==> flow/design.v <==
module median
#(
    parameter MEM_DATA_WIDTH = 32,
    parameter LUT_ADDR_WIDTH = 10,  
    parameter MEM_ADDR_WIDTH = 10,  
    parameter PIXEL_DATA_WIDTH = 8,
    parameter IMG_WIDTH  = 320,
    parameter IMG_HEIGHT = 320
)(
    input clk,  
    input rst_n,  
    input [31:0] word0,
    input [31:0] word1,
    input [31:0] word2,
    output [PIXEL_DATA_WIDTH-1:0] pixel1,
    output [PIXEL_DATA_WIDTH-1:0] pixel2,
    output [PIXEL_DATA_WIDTH-1:0] pixel3,
    output [PIXEL_DATA_WIDTH-1:0] pixel4,
    output [LUT_ADDR_WIDTH-1:0] raddr_a,
    output [LUT_ADDR_WIDTH-1:0] raddr_b,
    output [LUT_ADDR_WIDTH-1:0] raddr_c,
    output [MEM_ADDR_WIDTH-1:0] waddr
);
    wire [PIXEL_DATA_WIDTH-1:0] x2_y1;
    wire [PIXEL_DATA_WIDTH-1:0] x2_y0;
    wire [PIXEL_DATA_WIDTH-1:0] x2_ym1;
    wire [PIXEL_DATA_WIDTH-1:0] x1_y1;
    wire [PIXEL_DATA_WIDTH-1:0] x1_y0;
    wire [PIXEL_DATA_WIDTH-1:0] x1_ym1;
    wire [PIXEL_DATA_WIDTH-1:0] x0_y1;
    wire [PIXEL_DATA_WIDTH-1:0] x0_y0;
    wire [PIXEL_DATA_WIDTH-1:0] x0_ym1;
    wire [PIXEL_DATA_WIDTH-1:0] xm1_y1;
    wire [PIXEL_DATA_WIDTH-1:0] xm1_y0;
    wire [PIXEL_DATA_WIDTH-1:0] xm1_ym1;
    assign x2_y1   = word0[PIXEL_DATA_WIDTH-1:0];
    assign x2_y0   = word1[PIXEL_DATA_WIDTH-1:0];
    assign x2_ym1  = word2[PIXEL_DATA_WIDTH-1:0];
    assign x1_y1   = word0[(PIXEL_DATA_WIDTH*2)-1:PIXEL_DATA_WIDTH];
    assign x1_y0   = word1[(PIXEL_DATA_WIDTH*2)-1:PIXEL_DATA_WIDTH];
    assign x1_ym1  = word2[(PIXEL_DATA_WIDTH*2)-1:PIXEL_DATA_WIDTH];
    assign x0_y1   = word0[(PIXEL_DATA_WIDTH*3)-1:(PIXEL_DATA_WIDTH*2)];
    assign x0_y0   = word1[(PIXEL_DATA_WIDTH*3)-1:(PIXEL_DATA_WIDTH*2)];
    assign x0_ym1  = word2[(PIXEL_DATA_WIDTH*3)-1:(PIXEL_DATA_WIDTH*2)];
    assign xm1_y1  = word0[(PIXEL_DATA_WIDTH*4)-1:(PIXEL_DATA_WIDTH*3)];
    assign xm1_y0  = word1[(PIXEL_DATA_WIDTH*4)-1:(PIXEL_DATA_WIDTH*3)];
    assign xm1_ym1 = word2[(PIXEL_DATA_WIDTH*4)-1:(PIXEL_DATA_WIDTH*3)];
    wire [PIXEL_DATA_WIDTH-1:0] c3l;
    wire [PIXEL_DATA_WIDTH-1:0] c3h;
    wire [PIXEL_DATA_WIDTH-1:0] c3m;
    wire [PIXEL_DATA_WIDTH-1:0] c3l_reg;
    wire [PIXEL_DATA_WIDTH-1:0] c3h_reg;
    wire [PIXEL_DATA_WIDTH-1:0] c3m_reg;
    wire [PIXEL_DATA_WIDTH-1:0] c2l;
    wire [PIXEL_DATA_WIDTH-1:0] c2h;
    wire [PIXEL_DATA_WIDTH-1:0] c2m;
    wire [PIXEL_DATA_WIDTH-1:0] c2l_reg;
    wire [PIXEL_DATA_WIDTH-1:0] c2h_reg;
    wire [PIXEL_DATA_WIDTH-1:0] c2m_reg;
    wire [PIXEL_DATA_WIDTH-1:0] c1l;
    wire [PIXEL_DATA_WIDTH-1:0] c1h;
    wire [PIXEL_DATA_WIDTH-1:0] c1m;
    wire [PIXEL_DATA_WIDTH-1:0] c0h;
    wire [PIXEL_DATA_WIDTH-1:0] c0m;
    wire [PIXEL_DATA_WIDTH-1:0] c0l;
    wire [PIXEL_DATA_WIDTH-1:0] p1_sig;
    wire [PIXEL_DATA_WIDTH-1:0] p2_sig;
    wire [PIXEL_DATA_WIDTH-1:0] p3_sig;
    state_machine
    #(
        .LUT_ADDR_WIDTH(LUT_ADDR_WIDTH),
        .IMG_WIDTH(IMG_WIDTH),
        .IMG_HEIGHT(IMG_HEIGHT)
    ) window_contol (
        .clk(clk),  
        .rst_n(rst_n),  
        .raddr_a(raddr_a),
        .raddr_b(raddr_b),
        .raddr_c(raddr_c),
        .waddr(waddr)
    );
    common_network
    #(
        .DATA_WIDTH(PIXEL_DATA_WIDTH)
    ) common_network_u0 (
        .x2_y1(x2_y1),
        .x2_y0(x2_y0),
        .x2_ym1(x2_ym1),
        .x1_y1(x1_y1),
        .x1_y0(x1_y0),
        .x1_ym1(x1_ym1),
        .x0_y1(x0_y1),
        .x0_y0(x0_y0),
        .x0_ym1(x0_ym1),
        .xm1_y1(xm1_y1),
        .xm1_y0(xm1_y0),
        .xm1_ym1(xm1_ym1),
        .c3l(c3l),
        .c3h(c3h),
        .c3m(c3m),
        .c2l(c2l),
        .c2h(c2h),
        .c2m(c2m),
        .c1l(c1l),
        .c1h(c1h),
        .c1m(c1m),
        .c0h(c0h),
        .c0m(c0m),
        .c0l(c0l)
    );
    dff_3_pipe
    #(
        .DATA_WIDTH(PIXEL_DATA_WIDTH)
    ) dff_c3_pipe (
        .clk(clk),
        .rst_n(rst_n),
        .d0(c3h),
        .d1(c3m),
        .d2(c3l),
        .q0(c3h_reg),
        .q1(c3m_reg),
        .q2(c3l_reg)
    );
    dff_3_pipe
    #(
        .DATA_WIDTH(PIXEL_DATA_WIDTH)
    ) dff_c2_pipe (
        .clk(clk),
        .rst_n(rst_n),
        .d0(c2h),
        .d1(c2m),
        .d2(c2l),
        .q0(c2h_reg),
        .q1(c2m_reg),
        .q2(c2l_reg)
    );
    dff_3_pipe
    #(
        .DATA_WIDTH(PIXEL_DATA_WIDTH)
    ) dff_out_pipe (
        .clk(clk),
        .rst_n(rst_n),
        .d0(p1_sig),
        .d1(p2_sig),
        .d2(p3_sig),
        .q0(pixel1),
        .q1(pixel2),
        .q2(pixel3)
    );
    pixel_network
    #(
        .DATA_WIDTH(PIXEL_DATA_WIDTH)
    ) pixel_network_u0 (
        .c3h(c1h),
        .c3m(c1m),
        .c3l(c1l),
        .c2h(c0h),
        .c2m(c0m),
        .c2l(c0l),
        .c1h(c3h_reg),
        .c1m(c3m_reg),
        .c1l(c3l_reg),
        .median(p1_sig)
    );
    pixel_network
    #(
        .DATA_WIDTH(PIXEL_DATA_WIDTH)
    ) pixel_network_u1 (
        .c3h(c2h),
        .c3m(c2m),
        .c3l(c2l),
        .c2h(c1h),
        .c2m(c1m),
        .c2l(c1l),
        .c1h(c0h),
        .c1m(c0m),
        .c1l(c0l),
        .median(p2_sig)
    );
    pixel_network
    #(
        .DATA_WIDTH(PIXEL_DATA_WIDTH)
    ) pixel_network_u2 (
        .c3h(c3h),
        .c3m(c3m),
        .c3l(c3l),
        .c2h(c2h),
        .c2m(c2m),
        .c2l(c2l),
        .c1h(c1h),
        .c1m(c1m),
        .c1l(c1l),
        .median(p3_sig)
    );
    pixel_network
    #(
        .DATA_WIDTH(PIXEL_DATA_WIDTH)
    ) pixel_network_u3 (
        .c3h(c0h),
        .c3m(c0m),
        .c3l(c0l),
        .c2h(c3h_reg),
        .c2m(c3m_reg),
        .c2l(c3l_reg),
        .c1h(c2h_reg),
        .c1m(c2m_reg),
        .c1l(c2l_reg),
        .median(pixel4)
    );
endmodule
module node
#(
    parameter DATA_WIDTH = 8,
    parameter LOW_MUX = 1,  
    parameter HI_MUX = 1  
)(
    input [DATA_WIDTH-1:0] data_a,
    input [DATA_WIDTH-1:0] data_b,
    output reg [DATA_WIDTH-1:0] data_hi,
    output reg [DATA_WIDTH-1:0] data_lo
);
    reg sel0;
    always @(*)
    begin : comparator
        if( data_b > data_a) begin
            sel0 = 1'b0;  
        end else begin
            sel0 = 1'b1;  
        end
    end
    always @(*)
    begin : mux_lo_hi
        case (sel0)
            1'b0 :
            begin
                if(LOW_MUX == 1)
                    data_lo = data_a;
                if(HI_MUX == 1)
                    data_hi = data_b;
            end
            1'b1 :
            begin
                if(LOW_MUX == 1)
                    data_lo = data_b;
                if(HI_MUX == 1)
                    data_hi = data_a;
            end
            default :
            begin
                data_lo = {DATA_WIDTH{1'b0}};
                data_hi = {DATA_WIDTH{1'b0}};
            end
        endcase
    end
endmodule
module pixel_network
#(
    parameter DATA_WIDTH = 8
)(
    input [DATA_WIDTH-1:0] c3h,
    input [DATA_WIDTH-1:0] c3m,
    input [DATA_WIDTH-1:0] c3l,
    input [DATA_WIDTH-1:0] c2h,
    input [DATA_WIDTH-1:0] c2m,
    input [DATA_WIDTH-1:0] c2l,
    input [DATA_WIDTH-1:0] c1h,
    input [DATA_WIDTH-1:0] c1m,
    input [DATA_WIDTH-1:0] c1l,
    output [DATA_WIDTH-1:0] median
);
    wire [DATA_WIDTH-1:0] node_u0_lo;
    wire [DATA_WIDTH-1:0] node_u1_hi;
    wire [DATA_WIDTH-1:0] node_u1_lo;
    wire [DATA_WIDTH-1:0] node_u2_hi;
    wire [DATA_WIDTH-1:0] node_u3_lo;
    wire [DATA_WIDTH-1:0] node_u4_hi;
    wire [DATA_WIDTH-1:0] node_u5_hi;
    wire [DATA_WIDTH-1:0] node_u6_lo;
    wire [DATA_WIDTH-1:0] node_u7_hi;
    wire [DATA_WIDTH-1:0] node_u7_lo;
    wire [DATA_WIDTH-1:0] node_u8_hi;
    node
    #(
        .DATA_WIDTH(DATA_WIDTH),
        .LOW_MUX(1),  
        .HI_MUX(0)  
    ) node_u0 (
        .data_a(c3h),
        .data_b(c2h),
        .data_lo(node_u0_lo)
    );
    node
    #(
        .DATA_WIDTH(DATA_WIDTH),
        .LOW_MUX(1),  
        .HI_MUX(1)  
    ) node_u1 (
        .data_a(c3m),
        .data_b(c2m),
        .data_hi(node_u1_hi),
        .data_lo(node_u1_lo)
    );
    node
    #(
        .DATA_WIDTH(DATA_WIDTH),
        .LOW_MUX(0),  
        .HI_MUX(1)  
    ) node_u2 (
        .data_a(c2l),
        .data_b(c1l),
        .data_hi(node_u2_hi)
    );
    node
    #(
        .DATA_WIDTH(DATA_WIDTH),
        .LOW_MUX(1),  
        .HI_MUX(0)  
    ) node_u3 (
        .data_a(node_u0_lo),
        .data_b(c1h),
        .data_lo(node_u3_lo)
    );
    node
    #(
        .DATA_WIDTH(DATA_WIDTH),
        .LOW_MUX(0),  
        .HI_MUX(1)  
    ) node_u4 (
        .data_a(node_u1_lo),
        .data_b(c1m),
        .data_hi(node_u4_hi)
    );
    node
    #(
        .DATA_WIDTH(DATA_WIDTH),
        .LOW_MUX(0),  
        .HI_MUX(1)  
    ) node_u5 (
        .data_a(c3l),
        .data_b(node_u2_hi),
        .data_hi(node_u5_hi)
    );
    node
    #(
        .DATA_WIDTH(DATA_WIDTH),
        .LOW_MUX(1),  
        .HI_MUX(0)  
    ) node_u6 (
        .data_a(node_u1_hi),
        .data_b(node_u4_hi),
        .data_lo(node_u6_lo)
    );
    node
    #(
        .DATA_WIDTH(DATA_WIDTH),
        .LOW_MUX(1),  
        .HI_MUX(1)  
    ) node_u7 (
        .data_a(node_u3_lo),
        .data_b(node_u6_lo),
        .data_hi(node_u7_hi),
        .data_lo(node_u7_lo)
    );
    node
    #(
        .DATA_WIDTH(DATA_WIDTH),
        .LOW_MUX(0),  
        .HI_MUX(1)  
    ) node_u8 (
        .data_a(node_u7_lo),
        .data_b(node_u5_hi),
        .data_hi(node_u8_hi)
    );
    node
    #(
        .DATA_WIDTH(DATA_WIDTH),
        .LOW_MUX(1),  
        .HI_MUX(0)  
    ) node_u9 (
        .data_a(node_u7_hi),
        .data_b(node_u8_hi),
        .data_lo(median)
    );
endmodule
module state_machine
#(
    parameter LUT_ADDR_WIDTH = 10,
    parameter IMG_WIDTH = 234,
    parameter IMG_HEIGHT = 234
)(
    input clk,  
    input rst_n,  
    output reg [LUT_ADDR_WIDTH-1:0] raddr_a,
    output reg [LUT_ADDR_WIDTH-1:0] raddr_b,
    output reg [LUT_ADDR_WIDTH-1:0] raddr_c,
    output reg [LUT_ADDR_WIDTH-1:0] waddr,
    output reg [1:0] window_line_counter,
    output reg [9:0] window_column_counter,
    output reg [9:0] memory_shift
);
    reg valid;
    always @(posedge clk or negedge rst_n)
    begin : out_memory_counter
        if(~rst_n) begin
            waddr <= {LUT_ADDR_WIDTH{1'b0}};
        end else if(valid) begin
            waddr <= waddr + 1'b1;
        end
    end
    always @(posedge clk or negedge rst_n)
    begin : addr_counter
        if(~rst_n) begin
            window_column_counter <= 10'd0;
            window_line_counter <= 2'b00;
            valid <= 1'b0;
            raddr_a <= {LUT_ADDR_WIDTH{1'b0}};
            raddr_b <= {LUT_ADDR_WIDTH{1'b0}};
            raddr_c <= {LUT_ADDR_WIDTH{1'b0}};
        end else begin
            if(window_column_counter != ((IMG_WIDTH/4)-1)) begin
                window_column_counter <= window_column_counter + 1'b1;
                valid <= 1'b1;
                raddr_a <= raddr_a + 1'b1;
                raddr_b <= raddr_b + 1'b1;
                raddr_c <= raddr_c + 1'b1;
            end else begin
                window_column_counter <= 10'd0;
                case (window_line_counter)
                    2'b00 :
                    begin
                        raddr_a <= raddr_a + 1'b1;
                        raddr_b <= raddr_b - window_column_counter;
                        raddr_c <= raddr_c - window_column_counter;
                        window_line_counter = window_line_counter + 1'b1;
                    end
                    2'b01 :
                    begin
                        raddr_b <= raddr_b + 1'b1;
                        raddr_a <= raddr_a - window_column_counter;
                        raddr_c <= raddr_c - window_column_counter;
                        window_line_counter = window_line_counter + 1'b1;
                    end
                    2'b10 :
                    begin
                        raddr_b <= raddr_b - window_column_counter;
                        raddr_a <= raddr_a - window_column_counter;
                        raddr_c <= raddr_c + 1'b1;
                        window_line_counter = 2'b00;
                    end
                    default :
                    begin
                        raddr_a <= {LUT_ADDR_WIDTH{1'b0}};
                        raddr_b <= {LUT_ADDR_WIDTH{1'b0}};
                        raddr_c <= {LUT_ADDR_WIDTH{1'b0}};
                    end
                endcase
            end
        end
    end
endmodule
module dff_3_pipe
#(
    parameter DATA_WIDTH = 8
)(
    input clk,
    input rst_n,
    input [DATA_WIDTH-1:0] d0,
    input [DATA_WIDTH-1:0] d1,
    input [DATA_WIDTH-1:0] d2,
    output reg [DATA_WIDTH-1:0] q0,
    output reg [DATA_WIDTH-1:0] q1,
    output reg [DATA_WIDTH-1:0] q2
);
always @(posedge clk or negedge rst_n)
begin : register_bank_3u
    if(~rst_n) begin
        q0 <= {DATA_WIDTH{1'b0}};
        q1 <= {DATA_WIDTH{1'b0}};
        q2 <= {DATA_WIDTH{1'b0}};
    end else begin
        q0 <= d0;
        q1 <= d1;
        q2 <= d2;
    end
end
endmodule
module common_network
#(
    parameter DATA_WIDTH = 8
)(
    input [DATA_WIDTH-1:0] x2_y1,
    input [DATA_WIDTH-1:0] x2_y0,
    input [DATA_WIDTH-1:0] x2_ym1,
    input [DATA_WIDTH-1:0] x1_y1,
    input [DATA_WIDTH-1:0] x1_y0,
    input [DATA_WIDTH-1:0] x1_ym1,
    input [DATA_WIDTH-1:0] x0_y1,
    input [DATA_WIDTH-1:0] x0_y0,
    input [DATA_WIDTH-1:0] x0_ym1,
    input [DATA_WIDTH-1:0] xm1_y1,
    input [DATA_WIDTH-1:0] xm1_y0,
    input [DATA_WIDTH-1:0] xm1_ym1,
    output [DATA_WIDTH-1:0] c3l,
    output [DATA_WIDTH-1:0] c3h,
    output [DATA_WIDTH-1:0] c3m,
    output [DATA_WIDTH-1:0] c2l,
    output [DATA_WIDTH-1:0] c2h,
    output [DATA_WIDTH-1:0] c2m,
    output [DATA_WIDTH-1:0] c1l,
    output [DATA_WIDTH-1:0] c1h,
    output [DATA_WIDTH-1:0] c1m,
    output [DATA_WIDTH-1:0] c0h,
    output [DATA_WIDTH-1:0] c0m,
    output [DATA_WIDTH-1:0] c0l
);
    wire [DATA_WIDTH-1:0] node_u0_hi;
    wire [DATA_WIDTH-1:0] node_u0_lo;
    wire [DATA_WIDTH-1:0] node_u1_hi;
    wire [DATA_WIDTH-1:0] node_u1_lo;
    wire [DATA_WIDTH-1:0] node_u2_hi;
    wire [DATA_WIDTH-1:0] node_u2_lo;
    wire [DATA_WIDTH-1:0] node_u3_hi;
    wire [DATA_WIDTH-1:0] node_u3_lo;
    wire [DATA_WIDTH-1:0] node_u4_hi;
    wire [DATA_WIDTH-1:0] node_u4_lo;
    wire [DATA_WIDTH-1:0] node_u5_hi;
    wire [DATA_WIDTH-1:0] node_u5_lo;
    wire [DATA_WIDTH-1:0] node_u6_hi;
    wire [DATA_WIDTH-1:0] node_u6_lo;
    wire [DATA_WIDTH-1:0] node_u7_hi;
    wire [DATA_WIDTH-1:0] node_u7_lo;
    wire [DATA_WIDTH-1:0] node_u8_hi;
    wire [DATA_WIDTH-1:0] node_u8_lo;
    wire [DATA_WIDTH-1:0] node_u9_hi;
    wire [DATA_WIDTH-1:0] node_u9_lo;
    wire [DATA_WIDTH-1:0] node_u10_hi;
    wire [DATA_WIDTH-1:0] node_u10_lo;
    wire [DATA_WIDTH-1:0] node_u11_hi;
    wire [DATA_WIDTH-1:0] node_u11_lo;
    wire [DATA_WIDTH-1:0] node_u12_hi;
    wire [DATA_WIDTH-1:0] node_u12_lo;
    assign c3l = node_u4_lo;
    assign c3h = node_u8_hi;
    assign c3m = node_u8_lo;
    assign c2l = node_u5_lo;
    assign c2h = node_u9_hi;
    assign c2m = node_u9_lo;
    assign c1l = node_u6_lo;
    assign c1h = node_u10_hi;
    assign c1m = node_u10_lo;
    assign c0h = node_u11_hi;
    assign c0m = node_u11_lo;
    assign c0l = node_u7_lo;
    node
    #(
        .DATA_WIDTH(DATA_WIDTH),
        .LOW_MUX(1),  
        .HI_MUX(1)  
    ) node_u0 (
        .data_a(x2_y1),
        .data_b(x2_y0),
        .data_hi(node_u0_hi),
        .data_lo(node_u0_lo)
    );
    node
    #(
        .DATA_WIDTH(DATA_WIDTH),
        .LOW_MUX(1),  
        .HI_MUX(1)  
    ) node_u1 (
        .data_a(x1_y1),
        .data_b(x1_y0),
        .data_hi(node_u1_hi),
        .data_lo(node_u1_lo)
    );
    node
    #(
        .DATA_WIDTH(DATA_WIDTH),
        .LOW_MUX(1),  
        .HI_MUX(1)  
    ) node_u2 (
        .data_a(x0_y1),
        .data_b(x0_y0),
        .data_hi(node_u2_hi),
        .data_lo(node_u2_lo)
    );
    node
    #(
        .DATA_WIDTH(DATA_WIDTH),
        .LOW_MUX(1),  
        .HI_MUX(1)  
    ) node_u3 (
        .data_a(xm1_y1),
        .data_b(xm1_y0),
        .data_hi(node_u3_hi),
        .data_lo(node_u3_lo)
    );
    node
    #(
        .DATA_WIDTH(DATA_WIDTH),
        .LOW_MUX(1),  
        .HI_MUX(1)  
    ) node_u4 (
        .data_a(node_u0_lo),
        .data_b(x2_ym1),
        .data_hi(node_u4_hi),
        .data_lo(node_u4_lo)
    );
    node
    #(
        .DATA_WIDTH(DATA_WIDTH),
        .LOW_MUX(1),  
        .HI_MUX(1)  
    ) node_u5 (
        .data_a(node_u1_lo),
        .data_b(x1_ym1),
        .data_hi(node_u5_hi),
        .data_lo(node_u5_lo)
    );
    node
    #(
        .DATA_WIDTH(DATA_WIDTH),
        .LOW_MUX(1),  
        .HI_MUX(1)  
    ) node_u6 (
        .data_a(node_u2_lo),
        .data_b(x0_ym1),
        .data_hi(node_u6_hi),
        .data_lo(node_u6_lo)
    );
    node
    #(
        .DATA_WIDTH(DATA_WIDTH),
        .LOW_MUX(1),  
        .HI_MUX(1)  
    ) node_u7 (
        .data_a(node_u3_lo),
        .data_b(xm1_ym1),
        .data_hi(node_u7_hi),
        .data_lo(node_u7_lo)
    );
    node
    #(
        .DATA_WIDTH(DATA_WIDTH),
        .LOW_MUX(1),  
        .HI_MUX(1)  
    ) node_u8 (
        .data_a(node_u0_hi),
        .data_b(node_u4_hi),
        .data_hi(node_u8_hi),
        .data_lo(node_u8_lo)
    );
    node
    #(
        .DATA_WIDTH(DATA_WIDTH),
        .LOW_MUX(1),  
        .HI_MUX(1)  
    ) node_u9 (
        .data_a(node_u1_hi),
        .data_b(node_u5_hi),
        .data_hi(node_u9_hi),
        .data_lo(node_u9_lo)
    );
    node
    #(
        .DATA_WIDTH(DATA_WIDTH),
        .LOW_MUX(1),  
        .HI_MUX(1)  
    ) node_u10 (
        .data_a(node_u2_hi),
        .data_b(node_u6_hi),
        .data_hi(node_u10_hi),
        .data_lo(node_u10_lo)
    );
    node
    #(
        .DATA_WIDTH(DATA_WIDTH),
        .LOW_MUX(1),  
        .HI_MUX(1)  
    ) node_u11 (
        .data_a(node_u3_hi),
        .data_b(node_u7_hi),
        .data_hi(node_u11_hi),
        .data_lo(node_u11_lo)
    );
endmodule
# Reports on median
# Module median before and after one edit of its RTL, step after step.
# "orig" refers to lines of the RTL above, "edited" to lines of the edited file.
# "delta" is "edited" less "orig", of the values as shown; "rel_change_pct" is that difference over "orig", in percent.
# Library cell names are shortened.
# A cell with -- has no value.
# design
top	median
clk_port	clk
cell_library	sky130hd
corner	tt_025C_1v80

# Edit of the RTL
# The edit as a unified diff against the file above.
# A script made this edit. It changes what the design does and was not meant as an optimisation.
# begin of diff
@@ -419,5 +419,5 @@
         end else begin
             if(window_column_counter != ((IMG_WIDTH/4)-1)) begin
-                window_column_counter <= window_column_counter + 1'b1;
+                window_column_counter <= window_column_counter - 1'b1;
                 valid <= 1'b1;
                 raddr_a <= raddr_a + 1'b1;
# end of diff

# Word level
# Yosys after proc, flatten, opt, wreduce and memory -nomap, before mapping. Memory bits, and registers merged into a memory's read port (data or address), are not among the register bits. Print and check cells are not counted. Equal cells are merged and count once.
# bits
item	orig	edited	delta	rel_change_pct
register_bits	125	125	0	0.00
latchBits	0	0	0	--
mem_bits_rw	0	0	0	--
rom_bits	0	0	0	--
clocked_rd_ports_x_width	0	0	0	--
n_memories	0	0	0	--
input_bits	98	98	0	0.00
out_inout_bits	72	72	0	0.00
word_cells	219	219	0	0.00
# op_classes
item	orig	edited	delta	rel_change_pct
add_sub_neg	9	9	0	0.00
multipliers	0	0	0	--
div_mod_pow	0	0	0	--
n_cmp	52	52	0	0.00
equal	3	3	0	0.00
shift	0	0	0	--
muxes	132	132	0	0.00
bitwise	1	1	0	0.00
reduce_and_logical	6	6	0	0.00
# ops
op	orig	edited	delta	rel_change_pct
adder 10 x 1 -> 10 bit with constant B	5	4	-1	-20.00
subtractor 10 x 1 -> 10 bit with constant B	0	1	1	--
# Operator kinds equal on both sides are left out: 16.

# Longest topological paths
# Yosys ltp: most cells in a row. Word level: on the elaborated netlist, between registers, memories and ports. Mapped: between sequential cells and ports; inverters and the memories' decode and read muxes count.
# depth
item	orig	edited	delta	rel_change_pct
depth_word	27	27	0	0.00
ABC_AREA	0	0	--	--
mapped_depth	100	102	2	2.00

# Netlist
# The flow's flattened synthesis, as Yosys stat reports it; memories are mapped. The netlist is that of the ABC_AREA named above (0 if unset); the other value can give another one.
# mapped
item	orig	edited	delta	rel_change_pct
cell_count	3090	2975	-115	-3.72
area_um2	23351.1	22686.8	-664.3	-2.84
sequential_area_um2	3128.0	3128.0	0.0	0.00
ffs	125	125	0	0.00
# by_type
cell	orig	edited	delta	rel_change_pct
nand2_1	276	183	-93	-33.70
o21ai_0	245	172	-73	-29.80
nor2_1	213	275	62	29.11
a21oi_1	238	294	56	23.53
mux2_2	32	73	41	128.12
a21o_1	92	118	26	28.26
mux2i_1	182	162	-20	-10.99
o221ai_1	22	2	-20	-90.91
inv_1	307	325	18	5.86
o211ai_1	25	9	-16	-64.00
nand3_1	103	88	-15	-14.56
nand2b_1	51	42	-9	-17.65
o21ai_1	30	21	-9	-30.00
or2_2	13	4	-9	-69.23
a221o_1	10	1	-9	-90.00
o32ai_1	0	9	9	--
o21a_1	70	78	8	11.43
a31oi_1	21	13	-8	-38.10
# Cell types equal on both sides are left out: 10.
# The list need not be complete.
# The figures by module come from a second, unflattened synthesis with its own total; it is not the netlist above.
# unflattened
item	orig	edited	delta	rel_change_pct
hier_cells	2772	2771	-1	-0.04
area_unflattened_um2	26933.3	27035.9	102.6	0.38
# Each row is one instance without its submodules.
# by_module_orig
mod	instances	cells	area_um2
node	20	44	476.7
node	16	44	367.9
node	16	44	367.9
state_machine	1	412	3826.2
dff_3_pipe #(DATA_WIDTH=8)	3	24	600.6
common_network #(DATA_WIDTH=8)	1	0	0.0
pixel_network #(DATA_WIDTH=8)	4	0	0.0
median	1	0	0.0
# by_module_edited
mod	instances	cells	area_um2
node	20	44	476.7
node	16	44	367.9
node	16	44	367.9
state_machine	1	411	3928.8
dff_3_pipe #(DATA_WIDTH=8)	3	24	600.6
common_network #(DATA_WIDTH=8)	1	0	0.0
pixel_network #(DATA_WIDTH=8)	4	0	0.0
median	1	0	0.0

# Timing after synthesis
# OpenSTA on the mapped netlist: ideal clock, no wires. The path of least setup slack (recovery checks aside). Input and output delay are each 20% of the period. Register names are those of the netlist, which keeps one name where synthesis merged equal registers.
# synth_path
item	orig	edited	delta	rel_change_pct
path_kind	input-to-output	input-to-output	--	--
startpoint	input word0[29]	input word0[29]	--	--
endpoint	output pixel4[1]	output pixel4[0]	--	--
tclk_ns	30.0	30.0	0.0	0.00
in_delay_ns	6.000	6.000	0.000	0.00
output_delay_ns	6.000	6.000	0.000	0.00
t_first_pin_ns	6.000	6.000	0.000	0.00
t_arrival_ns	23.066	22.197	-0.869	-3.77
path_slack_ns	0.934	1.803	0.869	--
path_delay_ns	17.066	16.197	-0.869	-5.09
stages	95	83	-12	-12.63
n_path_buf	9	11	2	22.22
synth_period_reached_ns	29.066	28.197	-0.869	-2.99
# "path_delay_ns" is the arrival time less input delay plus setup time.
# A path that ends at an output port has no setup time.
# "stages" counts driving pins, that of a launching flip-flop among them; a cell with two outputs on the path counts twice.
# "synth_period_reached_ns" is the clock period less the worst setup slack; recovery checks do not enter. This is arithmetic on one report: input and output delays are still those of the set period (20% each).
# The rows between start and end are the longest chain of elaborated cells between them; the timing report does not say that the signal goes this way. Where chains are equally long, one stands for them.
# A line is the first line of the expression or statement that the cell stems from. Yosys adds cells for indexed reads and writes and turns some case tables into memories.
# synth_via_orig
cell_sequence	inv_1 > ha_1 > a211oi_1 > o21bai_1 > and2_1 > nor2_1 > clkbuf_1 > mux2i_1 > ha_1 > a211oi_1 > o221ai_1 > a31oi_1 > a21oi_1 > a31oi_1 > nand3_1 > clkbuf_1 > a21oi_1 > inv_1 > (+59 left out) > a21oi_1 > mux2_2 > nor2_1 > nand2_1 > o21ai_0 > ha_1 > nor2b_1 > o21a_1 > o21ai_0 > nand2b_1 > a21oi_1 > nor2_1 > a211oi_1 > a21oi_1 > inv_1 > nand4_1 > a21oi_1 > nor3_1
elab_chain_len	27
cone_cells	41
lines_between	2
cone_classes	compare: 12; mux: 29
# synth_rtl_orig
item	line_no	source
start, declared	12	input [31:0] word0,
greater-than comparator 8 bit	225	if( data_b > data_a) begin
2-to-1 mux 1 bit	225
parallel mux 8 bit (select 2 bit)	233	case (sel0)
greater-than comparator 8 bit	225
2-to-1 mux 1 bit	225
parallel mux 8 bit (select 2 bit)	233
greater-than comparator 8 bit	225
(+13 left out)	--
parallel mux 8 bit (select 2 bit)	233
greater-than comparator 8 bit	225
2-to-1 mux 1 bit	225
parallel mux 8 bit (select 2 bit)	233
greater-than comparator 8 bit	225
2-to-1 mux 1 bit	225
parallel mux 8 bit (select 2 bit)	233
end, declared	18	output [PIXEL_DATA_WIDTH-1:0] pixel4,
# synth_via_edited
cell_sequence	inv_1 > ha_1 > a211o_1 > a21oi_2 > nor2_1 > a21oi_1 > buf_2 > buf_1 > a21oi_1 > ha_1 > a21oi_1 > a21boi_0 > or3_1 > nand2b_1 > mux2i_2 > or3_1 > buf_4 > clkbuf_1 > (+47 left out) > a21oi_1 > inv_1 > ha_1 > a21o_1 > a21o_1 > a21o_1 > a211oi_1 > nand2b_1 > mux2i_1 > o32ai_4 > buf_6 > mux2_4 > ha_1 > nand4_1 > o21bai_1 > a22oi_1 > clkbuf_1 > mux2i_1
elab_chain_len	27
cone_cells	41
lines_between	2
cone_classes	compare: 12; mux: 29
# synth_rtl_edited
item	line_no	source
start, declared	12	input [31:0] word0,
greater-than comparator 8 bit	225	if( data_b > data_a) begin
2-to-1 mux 1 bit	225
parallel mux 8 bit (select 2 bit)	233	case (sel0)
greater-than comparator 8 bit	225
2-to-1 mux 1 bit	225
parallel mux 8 bit (select 2 bit)	233
greater-than comparator 8 bit	225
(+13 left out)	--
parallel mux 8 bit (select 2 bit)	233
greater-than comparator 8 bit	225
2-to-1 mux 1 bit	225
parallel mux 8 bit (select 2 bit)	233
greater-than comparator 8 bit	225
2-to-1 mux 1 bit	225
parallel mux 8 bit (select 2 bit)	233
end, declared	18	output [PIXEL_DATA_WIDTH-1:0] pixel4,

# Worst path after layout
# From the final timing report of the runs of pair A: the path of least setup slack in the routed layout; clock arrival at registers is part of the times.
# layout_path
item	orig	edited	delta	rel_change_pct
path_kind	input-to-output	input-to-output	--	--
startpoint	input word0[30]	input word0[29]	--	--
endpoint	output pixel4[0]	output pixel4[1]	--	--
tclk_ns	29.3	29.3	0.0	0.00
in_delay_ns	5.86	5.86	0.00	0.00
output_delay_ns	5.86	5.86	0.00	0.00
t_first_pin_ns	5.86	5.86	0.00	0.00
t_arrival_ns	22.67	22.39	-0.28	-1.24
path_slack_ns	0.77	1.05	0.28	--
stages	95	81	-14	-14.74
n_path_buf	12	10	-2	-16.67
# The rows between start and end are the longest chain of elaborated cells between them; the timing report does not say that the signal goes this way. Where chains are equally long, one stands for them.
# layout_via_orig
cell_sequence	clkdlybuf4s50_1 > inv_1 > ha_1 > and4_2 > nor2b_2 > a21boi_4 > nor2_2 > buf_6 > mux2i_4 > ha_1 > nand4_1 > nor2_2 > a31oi_1 > a21oi_1 > a31oi_2 > buf_4 > nand3_2 > buf_4 > (+59 left out) > a21oi_1 > a21oi_1 > mux2_4 > or2_2 > nand3_1 > nand2_1 > ha_1 > o21a_1 > o21ai_0 > nand2b_1 > a21oi_1 > nor2_1 > a211oi_2 > a21oi_2 > buf_4 > a21oi_1 > a22o_1 > clkdlybuf4s50_1
elab_chain_len	27
cone_cells	41
lines_between	2
cone_classes	compare: 12; mux: 29
# layout_rtl_orig
item	line_no	source
start, declared	12	input [31:0] word0,
greater-than comparator 8 bit	225	if( data_b > data_a) begin
2-to-1 mux 1 bit	225
parallel mux 8 bit (select 2 bit)	233	case (sel0)
greater-than comparator 8 bit	225
2-to-1 mux 1 bit	225
parallel mux 8 bit (select 2 bit)	233
greater-than comparator 8 bit	225
(+13 left out)	--
parallel mux 8 bit (select 2 bit)	233
greater-than comparator 8 bit	225
2-to-1 mux 1 bit	225
parallel mux 8 bit (select 2 bit)	233
greater-than comparator 8 bit	225
2-to-1 mux 1 bit	225
parallel mux 8 bit (select 2 bit)	233
end, declared	18	output [PIXEL_DATA_WIDTH-1:0] pixel4,
# layout_via_edited
cell_sequence	clkdlybuf4s50_1 > inv_1 > ha_1 > a211o_1 > a21oi_2 > nor2_1 > a21oi_2 > buf_4 > mux2_2 > inv_1 > ha_1 > a21oi_1 > nor2_1 > or3_1 > nand2b_1 > mux2i_2 > or4_1 > and2_1 > (+45 left out) > a21o_1 > a21o_1 > a21o_1 > a211oi_1 > nand2b_1 > mux2i_1 > o32ai_4 > buf_12 > mux2_4 > ha_1 > a21o_1 > a21o_1 > a21oi_1 > a22oi_1 > buf_6 > or3_1 > nand3_1 > clkdlybuf4s50_1
elab_chain_len	27
cone_cells	41
lines_between	2
cone_classes	compare: 12; mux: 29
# layout_rtl_edited
item	line_no	source
start, declared	12	input [31:0] word0,
greater-than comparator 8 bit	225	if( data_b > data_a) begin
2-to-1 mux 1 bit	225
parallel mux 8 bit (select 2 bit)	233	case (sel0)
greater-than comparator 8 bit	225
2-to-1 mux 1 bit	225
parallel mux 8 bit (select 2 bit)	233
greater-than comparator 8 bit	225
(+13 left out)	--
parallel mux 8 bit (select 2 bit)	233
greater-than comparator 8 bit	225
2-to-1 mux 1 bit	225
parallel mux 8 bit (select 2 bit)	233
greater-than comparator 8 bit	225
2-to-1 mux 1 bit	225
parallel mux 8 bit (select 2 bit)	233
end, declared	18	output [PIXEL_DATA_WIDTH-1:0] pixel4,

# Measured runs
# Runs of the flow (Yosys, OpenROAD) on both versions; the two runs of a pair have the same settings. The constraints put input and output delay at 20% of the set period each and load the outputs with 0.01 pF.
# settings_pair_A
CORE_UTILIZATION	40
period_ns	29.3
CAP_MARGIN	20
CORE_MARGIN	2
SLEW_MARGIN	20
# results_pair_A
item	orig	edited	delta	rel_change_pct
synth_area_um2	23351.1	22686.8	-664.3	-2.84
die_um2	60326.7	58639.0	-1687.7	-2.80
cell_area_final_um2	27118.5	26158.8	-959.7	-3.54
finalUtil_frac	0.47	0.465	-0.005	--
timing.setup.ws_ns	0.775	1.053	0.278	--
final_setup_tns_ns	0.000	0.000	0.000	--
fin_hold_ws_ns	0.469	0.490	0.021	--
clock_period_reached_ns	28.525	28.247	-0.278	-0.97
# settings_pair_B
CORE_MARGIN	6
CORE_UTILIZATION	41
CTS_CLUSTER_DIAMETER	89
GPL_ROUTABILITY_DRIVEN	0
GPL_TIMING_DRIVEN	0
HOLD_SLACK_MARGIN	-0.02
PLACE_DENSITY	0.81
period_ns	20.1
CAP_MARGIN	20
SLEW_MARGIN	20
# results_pair_B
item	orig	edited	delta	rel_change_pct
synth_area_um2	23351.1	22686.8	-664.3	-2.84
die_um2	62825.4	61122.7	-1702.7	-2.71
cell_area_final_um2	31451.4	29998.8	-1452.6	-4.62
finalUtil_frac	0.565	0.553	-0.012	--
timing.setup.ws_ns	-3.386	-3.637	-0.251	--
final_setup_tns_ns	-28.657	-28.273	0.384	--
fin_hold_ws_ns	0.474	0.476	0.002	--
clock_period_reached_ns	23.486	23.737	0.251	1.07
# By "clock_period_reached_ns" is meant the clock period of the run minus its worst setup slack. This is arithmetic on one report: input and output delays are still those of the set period (20% each).
